==> flow/design.v <==
`timescale 1ns / 1ps
module compl_mul(
   input logic clk_i, 
   input logic srst_i,
   input logic signed [17:0]data_a_i_i,   
   input logic signed [17:0]data_a_q_i,   
   input logic signed [17:0]data_b_i_i,   
   input logic signed [17:0]data_b_q_i,   
   output  logic signed  [36:0]data_i_o,    
   output  logic signed [36:0]data_q_o     
   );
   logic signed [35:0] prod_ii, prod_iq, prod_qi, prod_qq;
   assign prod_ii = data_a_i_i * data_b_i_i;
   assign prod_qq = data_a_q_i * data_b_q_i;
   assign prod_iq = data_a_i_i * data_b_q_i;
   assign prod_qi = data_a_q_i * data_b_i_i;
   always_ff@(posedge clk_i) begin
       if(srst_i)begin
           data_i_o<=0;
           data_q_o<=0;
       end
       else begin
           data_i_o<=prod_ii-prod_qq;
           data_q_o<=prod_iq+prod_qi;
       end
   end
endmodule
# Step by step through the tools: compl_mul
# The steps from the RTL of compl_mul to its reports follow in flow order.
# Lines are those of the file above, counted from 1.
# Operators carry their Yosys type and port widths (W data, S select, Z words).
# Library cell names are shortened.
# Not given: --
[setup]
design = "compl_mul"
clk_port = "clk_i"
library = "sky130hd"
corner = "tt_025C_1v80"

# After elaboration
# Source: Yosys, flattened and elaborated, memories not mapped. Widths are those after wreduce; folded enables and synchronous resets count as part of the registers. Registers that Yosys merges into a memory's read port (data or address) are not register bits. Print and check cells do not count. Equal cells are merged and count once.
[bits]
reg_bits = 74
input_bits = 74
out_inout_bits = 74
word_cells = 8
[classes]
n_addsub = 2
n_mul = 4
[op_table]
columns = ["cell", "count"]
rows = [
  ["$mul A18 B18 Y36", 4],
  ["$add A36 B36 Y37", 1],
  ["$sub A36 B36 Y37", 1],
]

# Depth
# Longest topological path by Yosys (ltp), each cell counted once; first at word level (registers and memories cut), then after technology mapping (sequential cells cut; the memories' decode and read muxes count).
[depth]
word_depth = 2
abc_area = 0
depth_mapped = 30
depth_no_buf = 28

# Netlist
# The flow's flattened synthesis, as Yosys stat reports it; memories are mapped. The netlist is that of the ABC_AREA named above (0 if unset); the other value can give another one.
# The area totals of this step are shown rounded.
[mapped]
cell_count = 5407
area_um2 = 51000
seqArea_um2 = 1500
ff_cells = 74
buffers = 281
[types]
columns = ["cell_type", "count", "type_area_um2"]
rows = [
  ["fa_1", 1470, 2.94E+04],
  ["inv_1", 1493, 5.6E+03],
  ["ha_1", 323, 4.04E+03],
  ["and2_1", 559, 3.5E+03],
  ["nand2_1", 700, 2627.52],
  ["dfxtp_1", 74, 1.48E+03],
  ["clkbuf_1", 279, 1.05E+03],
  ["xnor2_1", 70, 613.088],
  ["nor2_1", 122, 457.939],
  ["a21oi_1", 53, 265.254],
  ["xor2_1", 29, 253.994],
  ["a21o_1", 30, 225.216],
  ["nand2b_1", 34, 212.704],
  ["o21ai_0", 32, 160.154],
  ["nor2b_1", 16, 100.096],
  ["a211oi_1", 11, 82.579],
  ["nor3_1", 14, 70.067],
  ["o21bai_1", 9, 67.565],
]
# Other cell types: 40; their cells: 89.

# Timing after synthesis
# Path of least setup slack by OpenSTA after synthesis, without wires, with an ideal clock, recovery checks aside; 20% of the period is set as input and as output delay. Where synthesis merged equal registers, the netlist keeps one of their names.
[synth_path]
kind = "input -> register"
from = "input data_a_q_i[17]"
to = "register data_q_o[33]"
tclk_ns = 16.0
input_delay_ns = 3.200
setup_time_ns = 0.128
launch_ns = 3.200
arrival_time_ns = 10.177
t_required_ns = 15.872
setup_slack_ns = 5.696
path_delay_ns = 7.105
stages = 24
path_buffers = 2
period_less_setup_slack_ns = 10.304
# "path_delay_ns" is the arrival time less input delay plus setup time.
# "stages" counts driving pins, that of a launching flip-flop among them; a cell with two outputs on the path counts twice.
# "period_less_setup_slack_ns" = period - worst setup slack (recovery checks aside). The figure is calculated, with input and output delays left at 20% of the set period.
# The rows between start and end are the longest chain of elaborated cells between them; the timing report does not say that the signal goes this way. Where chains are equally long, one stands for them.
# Each line given opens the expression or statement behind the cell; cells for indexed reads and writes are added by Yosys, which also makes memories of some case tables.
[synth_via]
path_cell_list = "clkbuf_1 > clkbuf_1 > nand2_1 > fa_1 > fa_1 > inv_1 > fa_1 > fa_1 > fa_1 > fa_1 > fa_1 > inv_1 > fa_1 > inv_1 > ha_1 > o21ai_0 > nand2b_1 > o41a_1 > a221o_1 > a41oi_4 > o211ai_2 > o31ai_2 > xor2_1 > nor2_1"
elab_chain_len = 2
cone_cells = 2
cone_lines = 2
classes_between = "1 x add/sub; 1 x mul"
[synth_lines]
columns = ["element", "line", "text"]
rows = [
  ["start, declared", 6, "input logic signed [17:0]data_a_q_i,"],
  ["$mul A18 B18 Y36", 16, "assign prod_qi = data_a_q_i * data_b_i_i;"],
  ["$add A36 B36 Y37", 24, "data_q_o<=prod_iq+prod_qi;"],
  ["end, assigned", 20, "data_q_o<=0;"],
  ["end, assigned", 24, ""],
  ["end, declared", 10, "output  logic signed [36:0]data_q_o"],
]

# Timing after layout
# From the final timing report of record 2: the path of least setup slack in the routed layout; clock arrival at registers is part of the times.
[layout_path]
kind = "input -> register"
from = "input data_a_q_i[9]"
to = "register data_q_o[30]"
tclk_ns = 11.9
input_delay_ns = 2.38
setup_time_ns = 0.14
launch_ns = 2.38
arrival_time_ns = 10.92
t_required_ns = 12.19
setup_slack_ns = 1.26
stages = 23
path_buffers = 2
# The rows between start and end are the longest chain of elaborated cells between them; the timing report does not say that the signal goes this way. Where chains are equally long, one stands for them.
[layout_via]
path_cell_list = "clkdlybuf4s50_1 > buf_4 > nand2_1 > fa_1 > inv_1 > fa_1 > fa_1 > fa_1 > fa_1 > fa_1 > fa_1 > inv_1 > fa_1 > inv_1 > ha_1 > and3_1 > nand2_1 > o21ai_0 > nor2_1 > o21ai_0 > a21boi_0 > xnor2_1 > nor2_1"
elab_chain_len = 2
cone_cells = 2
cone_lines = 2
classes_between = "1 x add/sub; 1 x mul"
[layout_lines]
columns = ["element", "line", "text"]
rows = [
  ["start, declared", 6, "input logic signed [17:0]data_a_q_i,"],
  ["$mul A18 B18 Y36", 16, "assign prod_qi = data_a_q_i * data_b_i_i;"],
  ["$add A36 B36 Y37", 24, "data_q_o<=prod_iq+prod_qi;"],
  ["end, assigned", 20, "data_q_o<=0;"],
  ["end, assigned", 24, ""],
  ["end, declared", 10, "output  logic signed [36:0]data_q_o"],
]

# Record of 3 stored runs of the RTL-to-layout flow on compl_mul, platform sky130hd. The runs are unordered. Constraints: input delay and output delay 20% of the set period each, output load 0.01 pF.
# By "achievedPeriod_ns" is meant the clock period of the run minus its worst setup slack. This is arithmetic on one report: input and output delays are still those of the set period (20% each).
# "worst_path_time_ns" = time allowed to the worst setup path (clock period - input delay - output delay, where it has them) - its slack; a late launch clock adds to it, a late capture clock takes from it.
# Values from the reports are rounded here.

[[run]]
name = "record 1"
[run.settings]
CELL_PAD_IN_SITES_DETAIL_PLACEMENT = 1
CELL_PAD_IN_SITES_GLOBAL_PLACEMENT = 3
CORE_ASPECT_RATIO = 0.87
CORE_MARGIN = 10
CORE_UTILIZATION = 65
CTS_CLUSTER_DIAMETER = 69
GPL_ROUTABILITY_DRIVEN = 0
GPL_TIMING_DRIVEN = 1
MIN_ROUTING_LAYER = "met2"
PLACE_DENSITY = 0.81
SETUP_SLACK_MARGIN = -0.91
SLEW_MARGIN = 10
period_ns = 12.4
CAP_MARGIN = 20
[run.results]
outcome = "no final report: placement broke off with GPL-0301"

[[run]]
name = "record 2"
[run.settings]
ABC_AREA = 0
CAP_MARGIN = 40
CORE_ASPECT_RATIO = 0.98
CORE_UTILIZATION = 39
GPL_ROUTABILITY_DRIVEN = 0
MAX_ROUTING_LAYER = "met4"
MIN_ROUTING_LAYER = "met2"
SLEW_MARGIN = 0
TNS_END_PERCENT = 90
period_ns = 11.9
CORE_MARGIN = 2
[run.results]
fin_tns_ns = 0.000
finish.utilization_frac = 0.43
finish.stdcell_area_um2 = 55000
achievedPeriod_ns = 10.637
total_die_area_um2 = 130000
synth_chip_area_um2 = 51000
worst_path_time_ns = 8.26
worst_path_kind = "input -> register"
ws_setup_ns = 1.3
ws_hold_ns = 2.3

[[run]]
name = "record 3"
[run.settings]
ABC_AREA = 1
CAP_MARGIN = 10
period_ns = 16.0
CORE_MARGIN = 2
CORE_UTILIZATION = 40
SLEW_MARGIN = 20
[run.results]
total_die_area_um2 = 140000
ws_setup_ns = 4.8
finish.stdcell_area_um2 = 56000
achievedPeriod_ns = 11.177
fin_tns_ns = 0.000
finish.utilization_frac = 0.43
synth_chip_area_um2 = 53000
worst_path_time_ns = 7.98
worst_path_kind = "input -> register"
ws_hold_ns = 3.7
